==> flow/design.v <==
module spi_transactor (
    input wire clk,
    input wire rst_n,
    input wire spi_clk_rising,
    input wire spi_clk_falling,
    input wire start,
    input wire [7:0] tx_data,
    output reg [7:0] rx_data,
    output reg done,
    output wire active,
    output reg spi_mosi,
    input wire spi_miso
);
    reg [7:0] tx_shift;
    reg [7:0] rx_shift;
    reg [3:0] bit_cnt;
    reg busy;
    assign active = busy;
    always @(posedge clk or negedge rst_n) begin
        if (!rst_n) begin
            spi_mosi <= 1'b1;
            rx_data  <= 8'h00;
            tx_shift <= 8'h00;
            rx_shift <= 8'h00;
            bit_cnt  <= 4'd0;
            done     <= 1'b0;
            busy     <= 1'b0;
        end else begin
            done <= 1'b0;
            if (start && !busy) begin
                busy     <= 1'b1;
                tx_shift <= tx_data;
                rx_shift <= 8'h00;
                bit_cnt  <= 4'd0;
                spi_mosi <= tx_data[7];   
            end
            else if (busy) begin
                if (spi_clk_rising) begin
                    rx_shift <= {rx_shift[6:0], spi_miso};
                    bit_cnt  <= bit_cnt + 1'd1;
                end
                if (spi_clk_falling) begin
                    if (bit_cnt == 4'd8) begin
                        rx_data  <= rx_shift;
                        done     <= 1'b1;
                        busy     <= 1'b0;
                        spi_mosi <= 1'b1;
                    end else begin
                        tx_shift <= {tx_shift[6:0], 1'b0};
                        spi_mosi <= tx_shift[6];
                    end
                end
            end
        end
    end
endmodule
module SD_Controller (
    input  wire        clk,
    input  wire        rst_n,
    input  wire [511:0] write_data,
    input  wire        write_data_ready,
    output reg  [511:0] read_data,
    output reg         read_ready,
    output reg         ready,
    output wire        spi_clk,
    output wire        spi_cs_n,
    output wire        spi_mosi,
    input  wire        spi_miso
);
parameter CLK_DIV            = 5;
parameter POWERUP_CLK_CYCLES = 80;
parameter CMD_RETRY_MAX      = 2000;
parameter BLOCK_BYTES        = 64;
parameter READ_TIMEOUT       = 1024;
reg [3:0] clk_div_cnt;
reg       spi_clk_reg;
reg       spi_clk_rise_reg;
reg       spi_clk_fall_reg;
wire      spi_active;
assign    spi_clk = spi_clk_reg;
always @(posedge clk or negedge rst_n) begin
    if (!rst_n) begin
        clk_div_cnt       <= 4'd0;
        spi_clk_reg       <= 1'b0;
        spi_clk_rise_reg  <= 1'b0;
        spi_clk_fall_reg  <= 1'b0;
    end else begin
        spi_clk_rise_reg  <= 1'b0;
        spi_clk_fall_reg  <= 1'b0;
        if (!spi_active) begin
            clk_div_cnt       <= 4'd0;
            spi_clk_reg       <= 1'b0;
        end else if (clk_div_cnt == (CLK_DIV-1)) begin
            clk_div_cnt       <= 4'd0;
            spi_clk_reg       <= ~spi_clk_reg;
            if (~spi_clk_reg) spi_clk_rise_reg <= 1'b1;
            else              spi_clk_fall_reg <= 1'b1;
        end else begin
            clk_div_cnt <= clk_div_cnt + 1'd1;
        end
    end
end
reg        tx_start;
reg  [7:0] tx_data;
wire [7:0] rx_data;
wire       tx_done;
wire       spi_mosi_wire;
assign     spi_mosi = spi_mosi_wire;
spi_transactor u_spi (
    .clk            (clk),
    .rst_n          (rst_n),
    .spi_clk_rising (spi_clk_rise_reg),
    .spi_clk_falling(spi_clk_fall_reg),
    .start          (tx_start),
    .tx_data        (tx_data),
    .rx_data        (rx_data),
    .done           (tx_done),
    .active         (spi_active),
    .spi_mosi       (spi_mosi_wire),
    .spi_miso       (spi_miso)
);
reg spi_cs_n_reg;
assign spi_cs_n = spi_cs_n_reg;
localparam
    S_IDLE          = 8'd0,
    S_POWERUP       = 8'd1,
    S_CMD0          = 8'd2, S_CMD0_SEND = 8'd3, S_CMD0_WAIT = 8'd4,
    S_CMD8          = 8'd5, S_CMD8_SEND = 8'd6, S_CMD8_WAIT = 8'd7,
    S_CMD59         = 8'd8, S_CMD59_SEND = 8'd9, S_CMD59_WAIT = 8'd10,
    S_CMD55         = 8'd11, S_CMD55_SEND = 8'd12, S_CMD55_WAIT = 8'd13,
    S_ACMD41        = 8'd14, S_ACMD41_SEND = 8'd15, S_ACMD41_WAIT = 8'd16,
    S_CMD58         = 8'd17, S_CMD58_SEND = 8'd18, S_CMD58_WAIT = 8'd19,
    S_CMD16         = 8'd20, S_CMD16_SEND = 8'd21, S_CMD16_WAIT = 8'd22,
    S_READ_CMD      = 8'd23, S_READ_SEND = 8'd24, S_READ_WAIT = 8'd25,
    S_READ_TOKEN    = 8'd26,
    S_READ_DATA     = 8'd27,
    S_WRITE_WAIT    = 8'd28,
    S_WRITE_CMD     = 8'd29, S_WRITE_SEND = 8'd30, S_WRITE_RWAIT = 8'd31,
    S_WRITE_TOKEN   = 8'd32,
    S_WRITE_DATA    = 8'd33,
    S_WRITE_RESP    = 8'd34,
    S_WRITE_BUSY    = 8'd35,
    S_ERROR         = 8'd99;
reg [15:0] powerup_cnt;
reg [15:0] retry_cnt;
reg [15:0] byte_cnt;
reg  [6:0] block_idx;
reg [15:0] timeout;
reg        waiting;
reg        is_sd2;
reg  [7:0] r7_resp[0:4];
reg [31:0] block_addr;
wire [7:0] write_byte;
reg  [7:0] rx_byte;
reg        resp_valid;
reg  [3:0] resp_idx;
reg  [7:0] resp_retry_cnt;
reg [15:0] resp_timeout_cnt;
reg  [7:0] resp_mask;
reg  [7:0] resp_value;
reg  [3:0] resp_bytes_needed;
reg  [7:0] next_state_after_resp;
integer i;
assign write_byte = write_data[511 - 8*block_idx[5:0] -: 8];
always @(posedge clk or negedge rst_n) begin
    if (!rst_n) rx_byte <= 8'hFF;
    else if (tx_done) rx_byte <= rx_data;
end
reg [7:0] state;
always @(posedge clk or negedge rst_n) begin
    if (!rst_n) begin
        state            <= S_IDLE;
        spi_cs_n_reg     <= 1'b1;
        tx_start         <= 1'b0;
        ready            <= 1'b0;
        read_ready       <= 1'b0;
        powerup_cnt      <= 16'd0;
        retry_cnt        <= 16'd0;
        byte_cnt         <= 16'd0;
        block_idx        <= 7'd0;
        timeout          <= 16'd0;
        waiting          <= 1'b0;
        is_sd2           <= 1'b0;
        block_addr       <= 32'd0;
        read_data        <= 512'd0;
        resp_idx         <= 4'd0;
        resp_valid       <= 1'b0;
        resp_retry_cnt   <= 8'd0;
        resp_timeout_cnt <= 16'd0;
        for (i = 0; i < 5; i = i + 1) r7_resp[i] <= 8'd0;
    end else begin
        tx_start   <= 1'b0;
        read_ready <= 1'b0;
        resp_valid <= 1'b0;
        case (state)
            S_IDLE: begin
                ready        <= 1'b0;
                spi_cs_n_reg <= 1'b1;
                state        <= S_POWERUP;
            end
            S_POWERUP: begin
                spi_cs_n_reg <= 1'b1;
                if (powerup_cnt < POWERUP_CLK_CYCLES) begin
                    if (!waiting) begin
                        tx_data  <= 8'hFF;
                        tx_start <= 1'b1;
                        waiting  <= 1'b1;
                    end else if (tx_done) begin
                        waiting     <= 1'b0;
                        powerup_cnt <= powerup_cnt + 1'd1;
                    end
                end else begin
                    state <= S_CMD0;
                end
            end
            S_CMD0: begin
                spi_cs_n_reg <= 1'b0;
                byte_cnt     <= 16'd0;
                waiting      <= 1'b0;
                resp_retry_cnt <= 8'd0;
                resp_timeout_cnt <= 16'd0;
                state        <= S_CMD0_SEND;
            end
            S_CMD0_SEND: begin
                if (!waiting && byte_cnt < 6) begin
                    case (byte_cnt)
                        0: tx_data <= 8'h40;
                        1: tx_data <= 8'h00;
                        2: tx_data <= 8'h00;
                        3: tx_data <= 8'h00;
                        4: tx_data <= 8'h00;
                        5: tx_data <= 8'h95;
                    endcase
                    tx_start <= 1'b1;
                    waiting  <= 1'b1;
                    byte_cnt <= byte_cnt + 1'd1;
                end else if (tx_done && waiting) begin
                    waiting <= 1'b0;
                    if (byte_cnt == 6) begin
                        resp_mask          <= 8'hFF;
                        resp_value         <= 8'h01;
                        resp_bytes_needed  <= 4'd1;
                        next_state_after_resp <= S_CMD8;
                        state              <= S_CMD0_WAIT;
                    end
                end
            end
            S_CMD0_WAIT: begin
                if (!waiting) begin
                    tx_data  <= 8'hFF;
                    tx_start <= 1'b1;
                    waiting  <= 1'b1;
                    resp_timeout_cnt <= resp_timeout_cnt + 1'd1;
                end else if (tx_done) begin
                    waiting <= 1'b0;
                    if (rx_byte != 8'hFF) begin
                        resp_timeout_cnt <= 16'd0;
                        if ((rx_byte & resp_mask) == resp_value) begin
                            r7_resp[0] <= rx_byte;
                            state      <= next_state_after_resp;
                        end else resp_retry_cnt <= resp_retry_cnt + 1'd1;
                    end else if (resp_timeout_cnt > 16'd1000) begin
                        resp_retry_cnt <= resp_retry_cnt + 1'd1;
                    end
                    if (resp_retry_cnt >= 8'd10) begin
                        retry_cnt <= retry_cnt + 1'd1;
                        if (retry_cnt > CMD_RETRY_MAX) state <= S_ERROR;
                        else state <= S_CMD0;
                    end
                end
            end
            S_CMD8: begin
                spi_cs_n_reg <= 1'b0;
                byte_cnt     <= 16'd0;
                waiting      <= 1'b0;
                resp_retry_cnt <= 8'd0;
                resp_timeout_cnt <= 16'd0;
                state        <= S_CMD8_SEND;
            end
            S_CMD8_SEND: begin
                if (!waiting && byte_cnt < 6) begin
                    case (byte_cnt)
                        0: tx_data <= 8'h48;
                        1: tx_data <= 8'h00;
                        2: tx_data <= 8'h00;
                        3: tx_data <= 8'h01;
                        4: tx_data <= 8'hAA;
                        5: tx_data <= 8'h87;
                    endcase
                    tx_start <= 1'b1;
                    waiting  <= 1'b1;
                    byte_cnt <= byte_cnt + 1'd1;
                end else if (tx_done && waiting) begin
                    waiting <= 1'b0;
                    if (byte_cnt == 6) begin
                        resp_mask          <= 8'hFF;
                        resp_value         <= 8'h01;
                        resp_bytes_needed  <= 4'd5;
                        next_state_after_resp <= S_CMD59;
                        resp_idx           <= 4'd0;
                        state              <= S_CMD8_WAIT;
                    end
                end
            end
            S_CMD8_WAIT: begin
                if (!waiting) begin
                    tx_data  <= 8'hFF;
                    tx_start <= 1'b1;
                    waiting  <= 1'b1;
                    resp_timeout_cnt <= resp_timeout_cnt + 1'd1;
                end else if (tx_done) begin
                    waiting <= 1'b0;
                    if (rx_byte != 8'hFF) begin
                        resp_timeout_cnt <= 16'd0;
                        if ((rx_byte & resp_mask) == resp_value) begin
                            r7_resp[resp_idx] <= rx_byte;
                            if (resp_idx == resp_bytes_needed-1) begin
                                if (r7_resp[0]==8'h01 && r7_resp[3]==8'h01 && r7_resp[4]==8'hAA)
                                    is_sd2 <= 1'b1;
                                state <= next_state_after_resp;
                            end else begin
                                resp_idx <= resp_idx + 1'd1;
                            end
                        end else resp_retry_cnt <= resp_retry_cnt + 1'd1;
                    end else if (resp_timeout_cnt > 16'd1000) begin
                        resp_retry_cnt <= resp_retry_cnt + 1'd1;
                    end
                    if (resp_retry_cnt >= 8'd10) begin
                        retry_cnt <= retry_cnt + 1'd1;
                        if (retry_cnt > CMD_RETRY_MAX) state <= S_ERROR;
                        else state <= S_CMD0;
                    end
                end
            end
            S_CMD59: begin
                spi_cs_n_reg <= 1'b0;
                byte_cnt     <= 16'd0;
                waiting      <= 1'b0;
                state        <= S_CMD59_SEND;
            end
            S_CMD59_SEND: begin
                if (!waiting && byte_cnt < 6) begin
                    case (byte_cnt)
                        0: tx_data <= 8'h7B;
                        1: tx_data <= 8'h00;
                        2: tx_data <= 8'h00;
                        3: tx_data <= 8'h00;
                        4: tx_data <= 8'h00;
                        5: tx_data <= 8'h01;
                    endcase
                    tx_start <= 1'b1;
                    waiting  <= 1'b1;
                    byte_cnt <= byte_cnt + 1'd1;
                end else if (tx_done && waiting) begin
                    waiting <= 1'b0;
                    if (byte_cnt == 6) begin
                        resp_mask          <= 8'hFF;
                        resp_value         <= 8'h00;
                        resp_bytes_needed  <= 4'd1;
                        next_state_after_resp <= S_CMD55;
                        state              <= S_CMD59_WAIT;
                    end
                end
            end
            S_CMD59_WAIT: begin
                if (!waiting) begin
                    tx_data  <= 8'hFF;
                    tx_start <= 1'b1;
                    waiting  <= 1'b1;
                    resp_timeout_cnt <= resp_timeout_cnt + 1'd1;
                end else if (tx_done) begin
                    waiting <= 1'b0;
                    if (rx_byte != 8'hFF) begin
                        resp_timeout_cnt <= 16'd0;
                        if ((rx_byte & resp_mask) == resp_value) begin
                            state <= next_state_after_resp;
                        end else resp_retry_cnt <= resp_retry_cnt + 1'd1;
                    end else if (resp_timeout_cnt > 16'd1000) begin
                        resp_retry_cnt <= resp_retry_cnt + 1'd1;
                    end
                    if (resp_retry_cnt >= 8'd10) begin
                        retry_cnt <= retry_cnt + 1'd1;
                        if (retry_cnt > CMD_RETRY_MAX) state <= S_ERROR;
                        else state <= S_CMD0;
                    end
                end
            end
            S_CMD55: begin
                spi_cs_n_reg <= 1'b0;
                byte_cnt     <= 16'd0;
                waiting      <= 1'b0;
                state        <= S_CMD55_SEND;
            end
            S_CMD55_SEND: begin
                if (!waiting && byte_cnt < 6) begin
                    case (byte_cnt)
                        0: tx_data <= 8'h77;
                        1: tx_data <= 8'h00;
                        2: tx_data <= 8'h00;
                        3: tx_data <= 8'h00;
                        4: tx_data <= 8'h00;
                        5: tx_data <= 8'h65;
                    endcase
                    tx_start <= 1'b1;
                    waiting  <= 1'b1;
                    byte_cnt <= byte_cnt + 1'd1;
                end else if (tx_done && waiting) begin
                    waiting <= 1'b0;
                    if (byte_cnt == 6) begin
                        resp_mask          <= 8'hFF;
                        resp_value         <= 8'h01;
                        resp_bytes_needed  <= 4'd1;
                        next_state_after_resp <= S_ACMD41;
                        state              <= S_CMD55_WAIT;
                    end
                end
            end
            S_CMD55_WAIT: begin
                if (!waiting) begin
                    tx_data  <= 8'hFF;
                    tx_start <= 1'b1;
                    waiting  <= 1'b1;
                    resp_timeout_cnt <= resp_timeout_cnt + 1'd1;
                end else if (tx_done) begin
                    waiting <= 1'b0;
                    if (rx_byte != 8'hFF) begin
                        resp_timeout_cnt <= 16'd0;
                        if ((rx_byte & resp_mask) == resp_value) begin
                            state <= next_state_after_resp;
                        end else resp_retry_cnt <= resp_retry_cnt + 1'd1;
                    end else if (resp_timeout_cnt > 16'd1000) begin
                        resp_retry_cnt <= resp_retry_cnt + 1'd1;
                    end
                    if (resp_retry_cnt >= 8'd10) begin
                        retry_cnt <= retry_cnt + 1'd1;
                        if (retry_cnt > CMD_RETRY_MAX) state <= S_ERROR;
                        else state <= S_CMD0;
                    end
                end
            end
            S_ACMD41: begin
                spi_cs_n_reg <= 1'b0;
                byte_cnt     <= 16'd0;
                waiting      <= 1'b0;
                retry_cnt    <= retry_cnt + 1'd1;
                if (retry_cnt > CMD_RETRY_MAX) state <= S_ERROR;
                else state <= S_ACMD41_SEND;
            end
            S_ACMD41_SEND: begin
                if (!waiting && byte_cnt < 6) begin
                    case (byte_cnt)
                        0: tx_data <= 8'h69;
                        1: tx_data <= is_sd2 ? 8'h40 : 8'h00;
                        2: tx_data <= 8'h00;
                        3: tx_data <= 8'h00;
                        4: tx_data <= 8'h00;
                        5: tx_data <= 8'h01;
                    endcase
                    tx_start <= 1'b1;
                    waiting  <= 1'b1;
                    byte_cnt <= byte_cnt + 1'd1;
                end else if (tx_done && waiting) begin
                    waiting <= 1'b0;
                    if (byte_cnt == 6) begin
                        resp_mask          <= 8'hFF;
                        resp_value         <= 8'h00;
                        resp_bytes_needed  <= 4'd1;
                        next_state_after_resp <= S_CMD58;
                        state              <= S_ACMD41_WAIT;
                    end
                end
            end
            S_ACMD41_WAIT: begin
                if (!waiting) begin
                    tx_data  <= 8'hFF;
                    tx_start <= 1'b1;
                    waiting  <= 1'b1;
                    resp_timeout_cnt <= resp_timeout_cnt + 1'd1;
                end else if (tx_done) begin
                    waiting <= 1'b0;
                    if (rx_byte != 8'hFF) begin
                        resp_timeout_cnt <= 16'd0;
                        if ((rx_byte & resp_mask) == resp_value) begin
                            state <= next_state_after_resp;
                        end else resp_retry_cnt <= resp_retry_cnt + 1'd1;
                    end else if (resp_timeout_cnt > 16'd1000) begin
                        resp_retry_cnt <= resp_retry_cnt + 1'd1;
                    end
                    if (resp_retry_cnt >= 8'd10) begin
                        retry_cnt <= retry_cnt + 1'd1;
                        if (retry_cnt > CMD_RETRY_MAX) state <= S_ERROR;
                        else state <= S_CMD0;
                    end
                end
            end
            S_CMD58: begin
                spi_cs_n_reg <= 1'b0;
                byte_cnt     <= 16'd0;
                waiting      <= 1'b0;
                state        <= S_CMD58_SEND;
            end
            S_CMD58_SEND: begin
                if (!waiting && byte_cnt < 6) begin
                    case (byte_cnt)
                        0: tx_data <= 8'h7A;
                        1: tx_data <= 8'h00;
                        2: tx_data <= 8'h00;
                        3: tx_data <= 8'h00;
                        4: tx_data <= 8'h00;
                        5: tx_data <= 8'hFF;
                    endcase
                    tx_start <= 1'b1;
                    waiting  <= 1'b1;
                    byte_cnt <= byte_cnt + 1'd1;
                end else if (tx_done && waiting) begin
                    waiting <= 1'b0;
                    if (byte_cnt == 6) begin
                        resp_mask          <= 8'hFF;
                        resp_value         <= 8'h00;
                        resp_bytes_needed  <= 4'd5;
                        next_state_after_resp <= S_CMD16;
                        resp_idx           <= 4'd0;
                        state              <= S_CMD58_WAIT;
                    end
                end
            end
            S_CMD58_WAIT: begin
                if (!waiting) begin
                    tx_data  <= 8'hFF;
                    tx_start <= 1'b1;
                    waiting  <= 1'b1;
                    resp_timeout_cnt <= resp_timeout_cnt + 1'd1;
                end else if (tx_done) begin
                    waiting <= 1'b0;
                    if (rx_byte != 8'hFF) begin
                        resp_timeout_cnt <= 16'd0;
                        if ((rx_byte & resp_mask) == resp_value) begin
                            r7_resp[resp_idx] <= rx_byte;
                            if (resp_idx == resp_bytes_needed-1) state <= next_state_after_resp;
                            else resp_idx <= resp_idx + 1'd1;
                        end else resp_retry_cnt <= resp_retry_cnt + 1'd1;
                    end else if (resp_timeout_cnt > 16'd1000) begin
                        resp_retry_cnt <= resp_retry_cnt + 1'd1;
                    end
                    if (resp_retry_cnt >= 8'd10) begin
                        retry_cnt <= retry_cnt + 1'd1;
                        if (retry_cnt > CMD_RETRY_MAX) state <= S_ERROR;
                        else state <= S_CMD0;
                    end
                end
            end
            S_CMD16: begin
                spi_cs_n_reg <= 1'b0;
                byte_cnt     <= 16'd0;
                waiting      <= 1'b0;
                state        <= S_CMD16_SEND;
            end
            S_CMD16_SEND: begin
                if (!waiting && byte_cnt < 6) begin
                    case (byte_cnt)
                        0: tx_data <= 8'h50;
                        1: tx_data <= 8'h00;
                        2: tx_data <= 8'h00;
                        3: tx_data <= 8'h00;
                        4: tx_data <= 8'h40;    
                        5: tx_data <= 8'hFF;
                    endcase
                    tx_start <= 1'b1;
                    waiting  <= 1'b1;
                    byte_cnt <= byte_cnt + 1'd1;
                end else if (tx_done && waiting) begin
                    waiting <= 1'b0;
                    if (byte_cnt == 6) begin
                        resp_mask          <= 8'hFF;
                        resp_value         <= 8'h00;
                        resp_bytes_needed  <= 4'd1;
                        next_state_after_resp <= S_READ_CMD;
                        state              <= S_CMD16_WAIT;
                    end
                end
            end
            S_CMD16_WAIT: begin
                if (!waiting) begin
                    tx_data  <= 8'hFF;
                    tx_start <= 1'b1;
                    waiting  <= 1'b1;
                    resp_timeout_cnt <= resp_timeout_cnt + 1'd1;
                end else if (tx_done) begin
                    waiting <= 1'b0;
                    if (rx_byte != 8'hFF) begin
                        resp_timeout_cnt <= 16'd0;
                        if ((rx_byte & resp_mask) == resp_value) begin
                            state <= next_state_after_resp;
                        end else resp_retry_cnt <= resp_retry_cnt + 1'd1;
                    end else if (resp_timeout_cnt > 16'd1000) begin
                        resp_retry_cnt <= resp_retry_cnt + 1'd1;
                    end
                    if (resp_retry_cnt >= 8'd10) begin
                        retry_cnt <= retry_cnt + 1'd1;
                        if (retry_cnt > CMD_RETRY_MAX) state <= S_ERROR;
                        else state <= S_CMD0;
                    end
                end
            end
            S_READ_CMD: begin
                spi_cs_n_reg <= 1'b0;
                byte_cnt     <= 16'd0;
                block_idx    <= 7'd0;
                timeout      <= 16'd0;
                read_data    <= 512'd0;
                waiting      <= 1'b0;
                state        <= S_READ_SEND;
            end
            S_READ_SEND: begin
                if (!waiting && byte_cnt < 6) begin
                    case (byte_cnt)
                        0: tx_data <= 8'h51;
                        1: tx_data <= block_addr[23:16];
                        2: tx_data <= block_addr[15:8];
                        3: tx_data <= block_addr[7:0];
                        4: tx_data <= 8'h00;
                        5: tx_data <= 8'h01;
                    endcase
                    tx_start <= 1'b1;
                    waiting  <= 1'b1;
                    byte_cnt <= byte_cnt + 1'd1;
                end else if (tx_done && waiting) begin
                    waiting <= 1'b0;
                    if (byte_cnt == 6) begin
                        resp_mask          <= 8'hFF;
                        resp_value         <= 8'h00;
                        resp_bytes_needed  <= 4'd1;
                        next_state_after_resp <= S_READ_TOKEN;
                        state              <= S_READ_WAIT;
                    end
                end
            end
            S_READ_WAIT: begin
                if (!waiting) begin
                    tx_data  <= 8'hFF;
                    tx_start <= 1'b1;
                    waiting  <= 1'b1;
                    resp_timeout_cnt <= resp_timeout_cnt + 1'd1;
                end else if (tx_done) begin
                    waiting <= 1'b0;
                    if (rx_byte != 8'hFF) begin
                        resp_timeout_cnt <= 16'd0;
                        if ((rx_byte & resp_mask) == resp_value) begin
                            state <= next_state_after_resp;
                        end else resp_retry_cnt <= resp_retry_cnt + 1'd1;
                    end else if (resp_timeout_cnt > 16'd1000) begin
                        resp_retry_cnt <= resp_retry_cnt + 1'd1;
                    end
                    if (resp_retry_cnt >= 8'd10) begin
                        retry_cnt <= retry_cnt + 1'd1;
                        if (retry_cnt > CMD_RETRY_MAX) state <= S_ERROR;
                        else state <= S_CMD0;
                    end
                end
            end
            S_READ_TOKEN: begin
                if (!waiting) begin
                    tx_data  <= 8'hFF;
                    tx_start <= 1'b1;
                    waiting  <= 1'b1;
                end else if (tx_done) begin
                    waiting <= 1'b0;
                    if (rx_byte == 8'hFE) begin
                        block_idx <= 7'd0;
                        state     <= S_READ_DATA;
                    end else begin
                        timeout <= timeout + 1'd1;
                        if (timeout > READ_TIMEOUT) state <= S_ERROR;
                    end
                end
            end
            S_READ_DATA: begin
                if (!waiting) begin
                    tx_data  <= 8'hFF;
                    tx_start <= 1'b1;
                    waiting  <= 1'b1;
                end else if (tx_done) begin
                    waiting <= 1'b0;
                    read_data[511 - 8*block_idx -: 8] <= rx_byte;
                    if (block_idx == 7'd63) state <= S_WRITE_WAIT;
                    else block_idx <= block_idx + 1'd1;
                end
            end
            S_WRITE_WAIT: begin
                ready <= 1'b1;
                if (write_data_ready) begin
                    ready        <= 1'b0;
                    spi_cs_n_reg <= 1'b0;
                    byte_cnt     <= 16'd0;
                    block_idx    <= 7'd0;
                    waiting      <= 1'b0;
                    state        <= S_WRITE_CMD;
                end
            end
            S_WRITE_CMD: begin
                state <= S_WRITE_SEND;
            end
            S_WRITE_SEND: begin
                if (!waiting && byte_cnt < 6) begin
                    case (byte_cnt)
                        0: tx_data <= 8'h58;
                        1: tx_data <= block_addr[23:16];
                        2: tx_data <= block_addr[15:8];
                        3: tx_data <= block_addr[7:0];
                        4: tx_data <= 8'h00;
                        5: tx_data <= 8'h01;
                    endcase
                    tx_start <= 1'b1;
                    waiting  <= 1'b1;
                    byte_cnt <= byte_cnt + 1'd1;
                end else if (tx_done && waiting) begin
                    waiting <= 1'b0;
                    if (byte_cnt == 6) begin
                        resp_mask          <= 8'hFF;
                        resp_value         <= 8'h00;
                        resp_bytes_needed  <= 4'd1;
                        next_state_after_resp <= S_WRITE_TOKEN;
                        state              <= S_WRITE_RWAIT;
                    end
                end
            end
            S_WRITE_RWAIT: begin
                if (!waiting) begin
                    tx_data  <= 8'hFF;
                    tx_start <= 1'b1;
                    waiting  <= 1'b1;
                    resp_timeout_cnt <= resp_timeout_cnt + 1'd1;
                end else if (tx_done) begin
                    waiting <= 1'b0;
                    if (rx_byte != 8'hFF) begin
                        resp_timeout_cnt <= 16'd0;
                        if ((rx_byte & resp_mask) == resp_value) begin
                            state <= next_state_after_resp;
                        end else resp_retry_cnt <= resp_retry_cnt + 1'd1;
                    end else if (resp_timeout_cnt > 16'd1000) begin
                        resp_retry_cnt <= resp_retry_cnt + 1'd1;
                    end
                    if (resp_retry_cnt >= 8'd10) begin
                        retry_cnt <= retry_cnt + 1'd1;
                        if (retry_cnt > CMD_RETRY_MAX) state <= S_ERROR;
                        else state <= S_CMD0;
                    end
                end
            end
            S_WRITE_TOKEN: begin
                if (!waiting) begin
                    tx_data  <= 8'hFE;
                    tx_start <= 1'b1;
                    waiting  <= 1'b1;
                end else if (tx_done) begin
                    waiting <= 1'b0;
                    state   <= S_WRITE_DATA;
                end
            end
            S_WRITE_DATA: begin
                if (!waiting) begin
                    tx_data  <= write_byte;
                    tx_start <= 1'b1;
                    waiting  <= 1'b1;
                end else if (tx_done) begin
                    waiting <= 1'b0;
                    if (block_idx == 7'd63) state <= S_WRITE_RESP;
                    else block_idx <= block_idx + 1'd1;
                end
            end
            S_WRITE_RESP: begin
                if (!waiting) begin
                    tx_data  <= 8'hFF;
                    tx_start <= 1'b1;
                    waiting  <= 1'b1;
                end else if (tx_done) begin
                    waiting <= 1'b0;
                    if ((rx_byte & 8'h1F) == 8'h05) state <= S_WRITE_BUSY;
                end
            end
            S_WRITE_BUSY: begin
                if (!waiting) begin
                    tx_data  <= 8'hFF;
                    tx_start <= 1'b1;
                    waiting  <= 1'b1;
                end else if (tx_done) begin
                    waiting <= 1'b0;
                    if (rx_byte == 8'hFF) begin
                        block_addr <= block_addr + 32'd64;
                        spi_cs_n_reg <= 1'b1;
                        read_ready   <= 1'b1;
                        state        <= S_READ_CMD;
                    end
                end
            end
            S_ERROR: begin
                ready        <= 1'b0;
                spi_cs_n_reg <= 1'b1;
            end
            default: state <= S_ERROR;
        endcase
    end
end
endmodule
module regfile_1024bit (
    input  wire         clk,        
    input  wire         rw,         
    input  wire         sel,        
    input  wire [511:0] data_in,    
    output reg  [511:0] data_out    
);
    reg [1023:0] regfile;
    always @(posedge clk) begin
        if (rw) begin
            if (sel) begin
                regfile[1023:512] <= data_in;   
            end else begin
                regfile[511:0]   <= data_in;    
	    end
        end else begin
            if (sel) begin
                data_out <= regfile[1023:512];  
            end else begin 
                data_out <= regfile[511:0];     
       	    end 
	end
    end
endmodule
module xorEncr (clk, rst, start, rw_flag, done,
sd_data_in, sd_data_out, sd_data_valid, sd_ready, 
reg_file_rw, reg_file_sel, reg_file_data_out);
    parameter DATA_WIDTH = 512; 
    parameter KEY_WIDTH = 512; 
    input wire clk;
    input wire rst;
    input wire start;  
    input wire rw_flag;  
    output wire done;  
    input wire [DATA_WIDTH-1:0] sd_data_in;  
    output reg [DATA_WIDTH-1:0] sd_data_out;  
    input wire sd_data_valid;  
    input wire sd_ready;  
    output reg reg_file_rw;  
    output reg reg_file_sel;  
    input wire [KEY_WIDTH-1:0] reg_file_data_out;  
    localparam IDLE            = 4'b0000;
    localparam READ_DATA       = 4'b0001;
    localparam READ_KEY        = 4'b0010;
    localparam WAIT_KEY        = 4'b0011;
    localparam ENCRYPT         = 4'b0100;
    localparam WRITE_ENCRYPTED = 4'b0101;
    localparam READ_ENCRYPTED  = 4'b0110;
    localparam DECRYPT         = 4'b0111;
    localparam WRITE_DECRYPTED = 4'b1000;
    localparam DONE_STATE      = 4'b1001;
    reg [3:0] state, next_state;
    reg [DATA_WIDTH-1:0] data_buffer;       
    reg [KEY_WIDTH-1:0] key_buffer;         
    reg [DATA_WIDTH-1:0] result_buffer;     
    assign done = (state == DONE_STATE);   
    always @(posedge clk) begin
        if (rst) begin
            state <= IDLE;
            data_buffer <= {DATA_WIDTH{1'b0}};
            key_buffer <= {KEY_WIDTH{1'b0}};
            result_buffer <= {DATA_WIDTH{1'b0}};
        end else begin
            state <= next_state;
            case (state)
                READ_DATA: begin
                    if (sd_data_valid)
                        data_buffer <= sd_data_in;   
                end
                READ_ENCRYPTED: begin
                    if (sd_data_valid)
                        data_buffer <= sd_data_in;   
                end
                WAIT_KEY: begin
                    key_buffer <= reg_file_data_out;   
                end
                ENCRYPT: begin
                    result_buffer <= data_buffer ^ key_buffer;   
                end
                DECRYPT: begin
                    result_buffer <= data_buffer ^ key_buffer;   
                end
            endcase
        end
    end
    always @(*) begin
        next_state = state;
        sd_data_out = result_buffer;
        reg_file_rw = 1'b0;
        reg_file_sel = 1'b0;
        case (state)
            IDLE: begin
                if (start) begin
                    if (rw_flag == 1'b1)
                        next_state = READ_DATA;       
                    else
                        next_state = READ_ENCRYPTED;  
                end
            end
            READ_DATA: begin
                if (sd_data_valid)
                    next_state = READ_KEY;
            end
            READ_KEY: begin
                reg_file_rw = 1'b0;    
                reg_file_sel = 1'b0;   
                next_state = WAIT_KEY;
            end
            WAIT_KEY: begin
                next_state = ENCRYPT;
            end
            ENCRYPT: begin
                next_state = WRITE_ENCRYPTED;
            end
            WRITE_ENCRYPTED: begin
                sd_data_out = result_buffer;   
                if (sd_ready)
                    next_state = DONE_STATE;
            end
            READ_ENCRYPTED: begin
                if (sd_data_valid)
                    next_state = READ_KEY;
            end
            DECRYPT: begin
                next_state = WRITE_DECRYPTED;
            end
            WRITE_DECRYPTED: begin
                sd_data_out = result_buffer;   
                if (sd_ready)
                    next_state = DONE_STATE;
            end
            DONE_STATE: begin
                next_state = IDLE;
            end
            default: begin
                next_state = IDLE;
            end
        endcase
    end
endmodule
module sd_encr_device (
    input wire clk,                     
    input wire rst,                     
    input wire start,                   
    input wire rw_flag,                 
    output wire done,                   
    output wire sd_clk,
    output wire sd_cs_n,
    output wire sd_mosi,
    input  wire sd_miso,
    input wire key_rw,                  
    input wire key_sel,                 
    input wire [511:0] key_data_in,     
    output wire [511:0] key_data_out    
);
    wire sd_ready;
    wire sd_read_ready;
    wire sd_write_data_ready;
    wire [511:0] sd_data_in;
    wire [511:0] sd_data_out;
    reg xor_start;
    wire xor_done;
    wire [511:0] xor_sd_data_in;
    wire xor_sd_data_valid;
    wire xor_sd_ready;
    wire [511:0] xor_sd_data_out;
    wire reg_file_rw;
    wire reg_file_sel;
    wire [511:0] reg_file_data_out;
    reg sd_write_trigger;
    SD_Controller u_sd_controller (
        .clk              (clk),
        .rst_n            (~rst),
        .write_data       (sd_data_out),
        .write_data_ready (sd_write_data_ready),
        .read_data        (sd_data_in),
        .read_ready       (sd_read_ready),
        .ready            (sd_ready),
        .spi_clk          (sd_clk),
        .spi_cs_n         (sd_cs_n),
        .spi_mosi         (sd_mosi),
        .spi_miso         (sd_miso)
    );
    xorEncr #(
        .DATA_WIDTH(512),
        .KEY_WIDTH(512)
    ) u_xor_encr (
        .clk              (clk),
        .rst              (rst),
        .start            (xor_start),
        .rw_flag          (rw_flag),
        .done             (xor_done),
        .sd_data_in       (xor_sd_data_in),
        .sd_data_out      (xor_sd_data_out),
        .sd_data_valid    (xor_sd_data_valid),
        .sd_ready         (xor_sd_ready),
        .reg_file_rw      (reg_file_rw),
        .reg_file_sel     (reg_file_sel),
        .reg_file_data_out(reg_file_data_out)
    );
    regfile_1024bit u_regfile (
        .clk        (clk),
        .rw         (key_rw | reg_file_rw),         
        .sel        (key_sel & ~reg_file_rw),       
        .data_in    (key_data_in),
        .data_out   (key_data_out)
    );
    assign reg_file_data_out = key_data_out;
    localparam T_IDLE        = 3'd0;
    localparam T_WAIT_SD     = 3'd1;
    localparam T_TRIGGER_XOR = 3'd2;
    localparam T_WAIT_XOR    = 3'd3;
    localparam T_TRIGGER_SD  = 3'd4;
    localparam T_DONE        = 3'd5;
    reg [2:0] top_state, top_next;
    always @(posedge clk or posedge rst) begin
        if (rst)
            top_state <= T_IDLE;
        else
            top_state <= top_next;
    end
    always @(*) begin
        top_next = top_state;
        xor_start = 1'b0;
        sd_write_trigger = 1'b0;
        case (top_state)
            T_IDLE: begin
                if (start && sd_ready) begin
                    top_next = T_WAIT_SD;
                end
            end
            T_WAIT_SD: begin
                if (rw_flag) begin  
                    if (sd_ready)
                        top_next = T_TRIGGER_XOR;
                end else begin 
                    top_next = T_TRIGGER_XOR;
                end
            end
            T_TRIGGER_XOR: begin
                xor_start = 1'b1;
                top_next = T_WAIT_XOR;
            end
            T_WAIT_XOR: begin
                if (xor_done) begin
                    if (rw_flag)  
                        top_next = T_TRIGGER_SD;
                    else         
                        top_next = T_TRIGGER_SD;
                end
            end
            T_TRIGGER_SD: begin
                sd_write_trigger = 1'b1;
                if (sd_ready)
                    top_next = T_DONE;
            end
            T_DONE: begin
                top_next = T_IDLE;
            end
            default: top_next = T_IDLE;
        endcase
    end
    assign xor_sd_data_in    = sd_data_in;
    assign xor_sd_data_valid = sd_ready;
    assign xor_sd_ready      = sd_ready;
    assign sd_data_out       = xor_sd_data_out;
    assign sd_write_data_ready = sd_write_trigger;
    assign done = (top_state == T_DONE);
endmodule
Lab notebook: sd_encr_device

==> Reports on sd_encr_device <==
Tool output for the design above before and after an edit, in the order of the flow.
"before" refers to lines of the RTL above, "after" to lines of the edited file.
"delta" is "after" less "before", of the values as shown; "rel_change_pct" is that difference over "before", in percent.
Operators: Yosys type, input widths -> output width; for muxes data width and select width s.
Library cell names are shortened.
{ "setup": {"design": "sd_encr_device", "clock_port": "clk", "lib": "sky130hd", "pvt_corner": "tt_025C_1v80"} }

==> Diff <==
Unified diff, file above to edited file.
The edited RTL no longer does the same as the RTL above: the edit was made by script, with no optimisation intended.
begin of diff
@@ -973,4 +973,7 @@
     wire [511:0] reg_file_data_out;
     reg sd_write_trigger;
+    wire sd_ready_0, sd_ready_1;
+    wire sd_cs_n_0, sd_cs_n_1;
+    wire sd_clk_0, sd_clk_1;
     SD_Controller u_sd_controller (
         .clk              (clk),
@@ -980,10 +983,16 @@
         .read_data        (sd_data_in),
         .read_ready       (sd_read_ready),
-        .ready            (sd_ready),
-        .spi_clk          (sd_clk),
-        .spi_cs_n         (sd_cs_n),
+        .ready            (sd_ready_0),
+        .spi_clk          (sd_clk_0),
+        .spi_cs_n         (sd_cs_n_0),
         .spi_mosi         (sd_mosi),
         .spi_miso         (sd_miso)
     );
+    SD_Controller u_sd_controller_b (.clk(clk), .rst_n(~rst), .write_data(sd_data_out),
+        .write_data_ready(~sd_write_data_ready), .ready(sd_ready_1), .spi_clk(sd_clk_1),
+        .spi_cs_n(sd_cs_n_1), .spi_miso(sd_miso));
+    assign sd_ready = sd_ready_0 ^ sd_ready_1;
+    assign sd_cs_n = sd_cs_n_0 ^ sd_cs_n_1;
+    assign sd_clk = sd_clk_0 ^ sd_clk_1;
     xorEncr #(
         .DATA_WIDTH(512),
end of diff

==> Word-level counts <==
Yosys after proc, flatten, opt, wreduce and memory -nomap, before mapping. Print and check cells are not counted.
{ "bits": {"columns": ["item", "before", "after", "delta", "rel_change_pct"], "rows": [
  ["inputBits", 519, 519, 0, 0.00],
  ["ff_bits", 3840, 4016, 176, 4.58],
  ["elab_cells", 619, 1040, 421, 68.01],
  ["output_inout_bits", 516, 516, 0, 0.00]
]} }
{ "op_classes": {"columns": ["item", "before", "after", "delta", "rel_change_pct"], "rows": [
  ["reduce_logical", 84, 133, 49, 58.33],
  ["mux", 259, 445, 186, 71.81],
  ["shifts", 3, 3, 0, 0.00],
  ["equal", 194, 329, 135, 69.59],
  ["n_cmp", 6, 12, 6, 100.00],
  ["n_addsub", 19, 30, 11, 57.89],
  ["bitwise", 10, 17, 7, 70.00]
]} }
{ "ops": {"columns": ["cell", "before", "after", "delta", "rel_change_pct"], "rows": [
  ["$mux 8", 137, 240, 103, 75.18],
  ["$ne 2x1->1 const B", 73, 125, 52, 71.23],
  ["$mux 1", 35, 64, 29, 82.86],
  ["$ne 2x2->1 const B", 30, 56, 26, 86.67],
  ["$mux 4", 22, 41, 19, 86.36],
  ["$eq 8x5->1 const B", 16, 32, 16, 100.00],
  ["$mux 16", 11, 22, 11, 100.00],
  ["$mux 7", 14, 23, 9, 64.29],
  ["$eq 8x4->1 const B", 8, 16, 8, 100.00],
  ["$ne 3x1->1 const B", 8, 16, 8, 100.00],
  ["$reduce_or 2->1", 9, 14, 5, 55.56],
  ["$reduce_and 4->1", 7, 12, 5, 71.43],
  ["$add 16x1->16 const B", 5, 10, 5, 100.00],
  ["$reduce_bool 2->1", 8, 12, 4, 50.00],
  ["$eq 8x3->1 const B", 4, 8, 4, 100.00],
  ["$eq 8x6->1 const B", 4, 8, 4, 100.00],
  ["$ne 3x3->1 const B", 3, 7, 4, 133.33],
  ["$logic_and 1x1->1", 6, 9, 3, 50.00],
  ["$not 1->1", 5, 8, 3, 60.00],
  ["$add 4x1->4 const B", 3, 6, 3, 100.00],
  ["$pmux 16 s2", 3, 6, 3, 100.00],
  ["$reduce_and 5->1", 3, 6, 3, 100.00],
  ["$reduce_and 8->1", 3, 6, 3, 100.00],
  ["$xor 1x1->1", 0, 3, 3, null],
  ["$reduce_and 3->1", 5, 7, 2, 40.00],
  ["$reduce_or 3->1", 4, 6, 2, 50.00],
  ["$eq 8x8->1 const B", 3, 5, 2, 66.67],
  ["$pmux 8 s2", 3, 5, 2, 66.67]
]} }
Unchanged operator kinds not shown: 45.
Not every row of either side is listed.

==> Longest topological paths <==
Depth = most cells in a row (Yosys ltp): at word level without a register or memory, in the mapped netlist without a sequential cell, where the memories' decode and read muxes count.
{ "depth": {"columns": ["item", "before", "after", "delta", "rel_change_pct"], "rows": [
  ["depth_word", 11, 11, 0, 0.00],
  ["ABC_AREA", "0", "0", null, null],
  ["mapped_depth", 13, 14, 1, 7.69],
  ["mapped_depth_nobuf", 11, 12, 1, 9.09]
]} }

==> Synthesis result <==
The flow's flattened synthesis, as Yosys stat reports it; memories are mapped. The netlist is that of the ABC_AREA named above (0 if unset); the other value can give another one.
{ "synth_totals": {"columns": ["item", "before", "after", "delta", "rel_change_pct"], "rows": [
  ["cell_count", 11076, 11987, 911, 8.22],
  ["seq_area_mm2", 0.0954953, 0.0994554, 0.0039601, 4.15],
  ["ffs", 3815, 3972, 157, 4.12],
  ["buf_cells", 694, 815, 121, 17.44],
  ["area_mm2", 0.1431823, 0.1520458, 0.0088635, 6.19]
]} }
{ "types": {"columns": ["type", "before", "after", "delta", "rel_change_pct"], "rows": [
  ["dfrtp_1", 705, 843, 138, 19.57],
  ["buf_2", 31, 138, 107, 345.16],
  ["nor2_1", 1183, 1247, 64, 5.41],
  ["and2_1", 36, 92, 56, 155.56],
  ["o21ai_0", 71, 120, 49, 69.01],
  ["nand2_1", 1185, 1232, 47, 3.97],
  ["xnor2_1", 558, 599, 41, 7.35],
  ["nor2b_1", 31, 66, 35, 112.90],
  ["xor2_1", 21, 56, 35, 166.67],
  ["inv_1", 43, 77, 34, 79.07],
  ["a31oi_1", 12, 44, 32, 266.67],
  ["nor2_2", 32, 1, -31, -96.88],
  ["mux2_2", 537, 567, 30, 5.59],
  ["nor3_1", 49, 76, 27, 55.10],
  ["nand3_1", 59, 85, 26, 44.07],
  ["nor4_1", 14, 38, 24, 171.43],
  ["o221ai_1", 26, 6, -20, -76.92],
  ["mux4_2", 120, 139, 19, 15.83]
]} }
Unchanged cell types not shown: 10.
Not every row of either side is listed.
By module: a second synthesis without flattening, with its own total; a netlist apart from the flattened one above.
{ "hier_totals": {"columns": ["item", "before", "after", "delta", "rel_change_pct"], "rows": [
  ["hier_cells", 11015, 14365, 3350, 30.41],
  ["hier_area_mm2", 0.154044, 0.1898521, 0.0358081, 23.25]
]} }
Each row is one instance without its submodules.
{ "by_module_before": {"columns": ["module", "instances", "cells", "seq_area_mm2", "area_mm2"], "rows": [
  ["xorEncr", 1, 6121, 0.0309297, 0.0647083],
  ["regfile_1024bit", 1, 2108, 0.0461242, 0.0543071],
  ["SD_Controller", 1, 2671, 0.0175631, 0.0334045],
  ["spi_transactor", 1, 95, 0.000752, 0.0013926],
  ["sd_encr_device", 1, 20, 0.0001514, 0.0002315]
]} }
{ "by_module_after": {"columns": ["module", "instances", "cells", "seq_area_mm2", "area_mm2"], "rows": [
  ["SD_Controller", 2, 2960, 0.0175631, 0.03389],
  ["xorEncr", 1, 6121, 0.0309297, 0.0647083],
  ["regfile_1024bit", 1, 2108, 0.0461242, 0.0543071],
  ["spi_transactor", 2, 95, 0.000752, 0.0013926],
  ["sd_encr_device", 1, 26, 0.0001514, 0.0002715]
]} }

==> Path before layout <==
Source: OpenSTA report_checks on the synthesized netlist (no wires, ideal clock, input and output delay 20% of the period each), path of least setup slack; recovery checks are left aside. Register names are those of the netlist, which keeps one name where synthesis merged equal registers.
{ "synth_path": {"columns": ["item", "before", "after", "delta", "rel_change_pct"], "rows": [
  ["path_kind", "input to register", "input to register", null, null],
  ["from", "in key_rw", "in key_rw", null, null],
  ["to", "reg u_regfile.regfile[0]", "reg u_regfile.regfile[0]", null, null],
  ["arrival_ns", 74.331, 74.331, 0.000, 0.00],
  ["delay_ns", 80.304, 80.304, 0.000, 0.00],
  ["setup_ns", 7.973, 7.973, 0.000, null],
  ["setup_slack_ns", -72.305, -72.305, 0.000, null],
  ["path_buffers", 0, 0, 0, null],
  ["in_delay_ns", 2.000, 2.000, 0.000, 0.00],
  ["t_required_ns", 2.027, 2.027, 0.000, 0.00],
  ["launch_ns", 2.000, 2.000, 0.000, 0.00],
  ["clock_period_ns", 10.0, 10.0, 0.0, 0.00],
  ["stages", 2, 2, 0, 0.00],
  ["synth_period_reached_ns", 82.305, 82.305, 0.000, 0.00]
]} }
"delay_ns" is the arrival time less input delay plus setup time.
"stages": output pins that drive a net of the path, with the launching flip-flop's if there is one; two outputs of one cell count as two.
"synth_period_reached_ns" = period - worst setup slack (recovery checks aside). The figure is calculated, with input and output delays left at 20% of the set period.
Between the ends stands the longest chain of elaborated cells between them, by number of cells; it is not shown to be the way that was timed. Of several equally long chains one is given.
Each line given opens the expression or statement behind the cell; cells for indexed reads and writes are added by Yosys, which also makes memories of some case tables.
{ "synth_via_before": {"cell_sequence": "inv_1 > nor2_1", "elab_chain_cells": 1, "cone_cells": 1, "cone_lines": 0, "cone_classes": "reduce/logical (1)"} }
{ "synth_lines_before": {"columns": ["item", "line_no", "text"], "rows": [
  ["from (decl)", 955, "input wire key_rw,"],
  ["$reduce_and 2->1", null, null],
  ["to (assign)", 818, "regfile[511:0]   <= data_in;"],
  ["to (decl)", 812, "reg [1023:0] regfile;"]
]} }
{ "synth_via_after": {"cell_sequence": "inv_1 > nor2_1", "elab_chain_cells": 1, "cone_cells": 1, "cone_lines": 0, "cone_classes": "reduce/logical (1)"} }
{ "synth_lines_after": {"columns": ["item", "line_no", "text"], "rows": [
  ["from (decl)", 955, "input wire key_rw,"],
  ["$reduce_and 2->1", null, null],
  ["to (assign)", 818, "regfile[511:0]   <= data_in;"],
  ["to (decl)", 812, "reg [1023:0] regfile;"]
]} }

==> Worst path after layout <==
From the final timing report of each run of pair A: the path of least setup slack in the routed layout; clock arrival at registers is part of the times.
{ "layout_path": {"columns": ["item", "before", "after", "delta", "rel_change_pct"], "rows": [
  ["path_kind", "register to register", "register to register", null, null],
  ["from", "reg u_sd_controller.block_idx[0]", "reg u_sd_controller.block_idx[1]", null, null],
  ["to", "reg u_sd_controller.read_data[363]", "reg u_sd_controller.read_data[368]", null, null],
  ["stages", 12, 14, 2, 16.67],
  ["arrival_ns", 6.49, 6.52, 0.03, 0.46],
  ["launch_ns", 0.96, 0.98, 0.02, 2.08],
  ["path_buffers", 0, 1, 1, null],
  ["t_required_ns", 7.84, 7.89, 0.05, 0.64],
  ["setup_slack_ns", 1.36, 1.37, 0.01, null],
  ["setup_ns", 0.11, 0.11, 0.00, null],
  ["clock_period_ns", 7.04, 7.04, 0.00, 0.00]
]} }
Between the ends stands the longest chain of elaborated cells between them, by number of cells; it is not shown to be the way that was timed. Of several equally long chains one is given.
A register here has more assigning lines than the two given.
Where a signal picks the word or bit written, the line may be left out of the assigning lines.
{ "layout_via_before": {"cell_sequence": "dfrtp_4 > ha_1 > nand3_1 > or3_1 > ha_1 > nor4_1 > a22oi_1 > nor4_2 > nand2_2 > nor2_4 > a21oi_1 > a22o_1", "elab_chain_cells": 11, "cone_cells": 12, "cone_lines": 4, "cone_classes": "add/sub (4); shift (2); mux (3); logic (3)"} }
{ "layout_lines_before": {"columns": ["item", "line_no", "text"], "rows": [
  ["from (decl)", 147, "reg  [6:0] block_idx;"],
  ["from (assign)", 686, "else block_idx <= block_idx + 1'd1;"],
  ["from (assign)", 768, "else block_idx <= block_idx + 1'd1;"],
  ["$sub 9x10->11", 684, "read_data[511 - 8*block_idx -: 8] <= rx_byte;"],
  ["$add 32x1->32", 684, null],
  ["$sub 32x4->32", 684, null],
  ["$neg 32->33", 684, null],
  ["$shift 8x33->512", 684, null],
  ["$not 512->512", 684, null],
  ["$and 512x512->512", 684, null],
  ["$or 512x512->512", 684, null],
  ["$mux 512", 682, "end else if (tx_done) begin"],
  ["$mux 512", 678, "if (!waiting) begin"],
  ["$pmux 512 s2", 195, "case (state)"],
  ["to (assign)", 185, "read_data        <= 512'd0;"],
  ["to (assign)", 610, "read_data    <= 512'd0;"],
  ["to (decl)", 62, "output reg  [511:0] read_data,"]
]} }
{ "layout_via_after": {"cell_sequence": "dfrtp_4 > ha_1 > nand3_1 > nor3_1 > inv_1 > ha_1 > nor4b_1 > nand3_1 > mux2i_1 > nand3b_1 > nor2_4 > buf_4 > a21oi_1 > a22o_1", "elab_chain_cells": 11, "cone_cells": 12, "cone_lines": 4, "cone_classes": "add/sub (4); shift (2); mux (3); logic (3)"} }
{ "layout_lines_after": {"columns": ["item", "line_no", "text"], "rows": [
  ["from (decl)", 147, "reg  [6:0] block_idx;"],
  ["from (assign)", 686, "else block_idx <= block_idx + 1'd1;"],
  ["from (assign)", 768, "else block_idx <= block_idx + 1'd1;"],
  ["$sub 9x10->11", 684, "read_data[511 - 8*block_idx -: 8] <= rx_byte;"],
  ["$add 32x1->32", 684, null],
  ["$sub 32x4->32", 684, null],
  ["$neg 32->33", 684, null],
  ["$shift 8x33->512", 684, null],
  ["$not 512->512", 684, null],
  ["$and 512x512->512", 684, null],
  ["$or 512x512->512", 684, null],
  ["$mux 512", 682, "end else if (tx_done) begin"],
  ["$mux 512", 678, "if (!waiting) begin"],
  ["$pmux 512 s2", 195, "case (state)"],
  ["to (assign)", 185, "read_data        <= 512'd0;"],
  ["to (assign)", 610, "read_data    <= 512'd0;"],
  ["to (decl)", 62, "output reg  [511:0] read_data,"]
]} }

==> Flow runs <==
Runs of the flow (Yosys, OpenROAD) on both versions; the two runs of a pair have the same settings. The constraints put input and output delay at 20% of the set period each and load the outputs with 0.01 pF.
{ "flow_settings_pair_A": {"CORE_UTILIZATION": 45, "PLACE_DENSITY_LB_ADDON": 0.2, "period_ns": 7.04, "CAP_MARGIN": 20, "CORE_MARGIN": 2, "SLEW_MARGIN": 20} }
{ "measured_pair_A": {"columns": ["item", "before", "after", "delta", "rel_change_pct"], "rows": [
  ["total_power_uw", 47276, 49136, 1860, 3.93],
  ["achieved_clock_period_ns", 5.684, 5.669, -0.015, -0.26],
  ["timing.setup.ws_ns", 1.356, 1.371, 0.015, null],
  ["utilization_pct", 53.9, 53.7, -0.2, null],
  ["design_die_area_mm2", 0.322709, 0.342547, 0.019838, 6.15],
  ["synth_area_mm2", 0.1431823, 0.1520458, 0.0088635, 6.19]
]} }
{ "flow_settings_pair_B": {"ABC_AREA": 1, "CAP_MARGIN": 30, "CELL_PAD_IN_SITES_DETAIL_PLACEMENT": 0, "CELL_PAD_IN_SITES_GLOBAL_PLACEMENT": 3, "CORE_UTILIZATION": 21, "CTS_CLUSTER_DIAMETER": 397, "GPL_TIMING_DRIVEN": 1, "MAX_ROUTING_LAYER": "met5", "PLACE_DENSITY_LB_ADDON": 0.24, "SLEW_MARGIN": 0, "period_ns": 12.3, "CORE_MARGIN": 2} }
{ "measured_pair_B": {"columns": ["item", "before", "after", "delta", "rel_change_pct"], "rows": [
  ["total_power_uw", 29071, 30577, 1506, 5.18],
  ["achieved_clock_period_ns", 5.530, 5.606, 0.076, 1.37],
  ["timing.setup.ws_ns", 6.770, 6.694, -0.076, null],
  ["utilization_pct", 26.1, 26.1, 0.0, null],
  ["design_die_area_mm2", 0.744588, 0.781032, 0.036444, 4.89],
  ["synth_area_mm2", 0.1549173, 0.1625359, 0.0076186, 4.92]
]} }
"achieved_clock_period_ns" = clock period - worst setup slack. The figure is calculated, with input and output delays left at 20% of the set period.
"total_power_uw" rests on the timing tool's default activity at the inputs, not on a simulated workload.
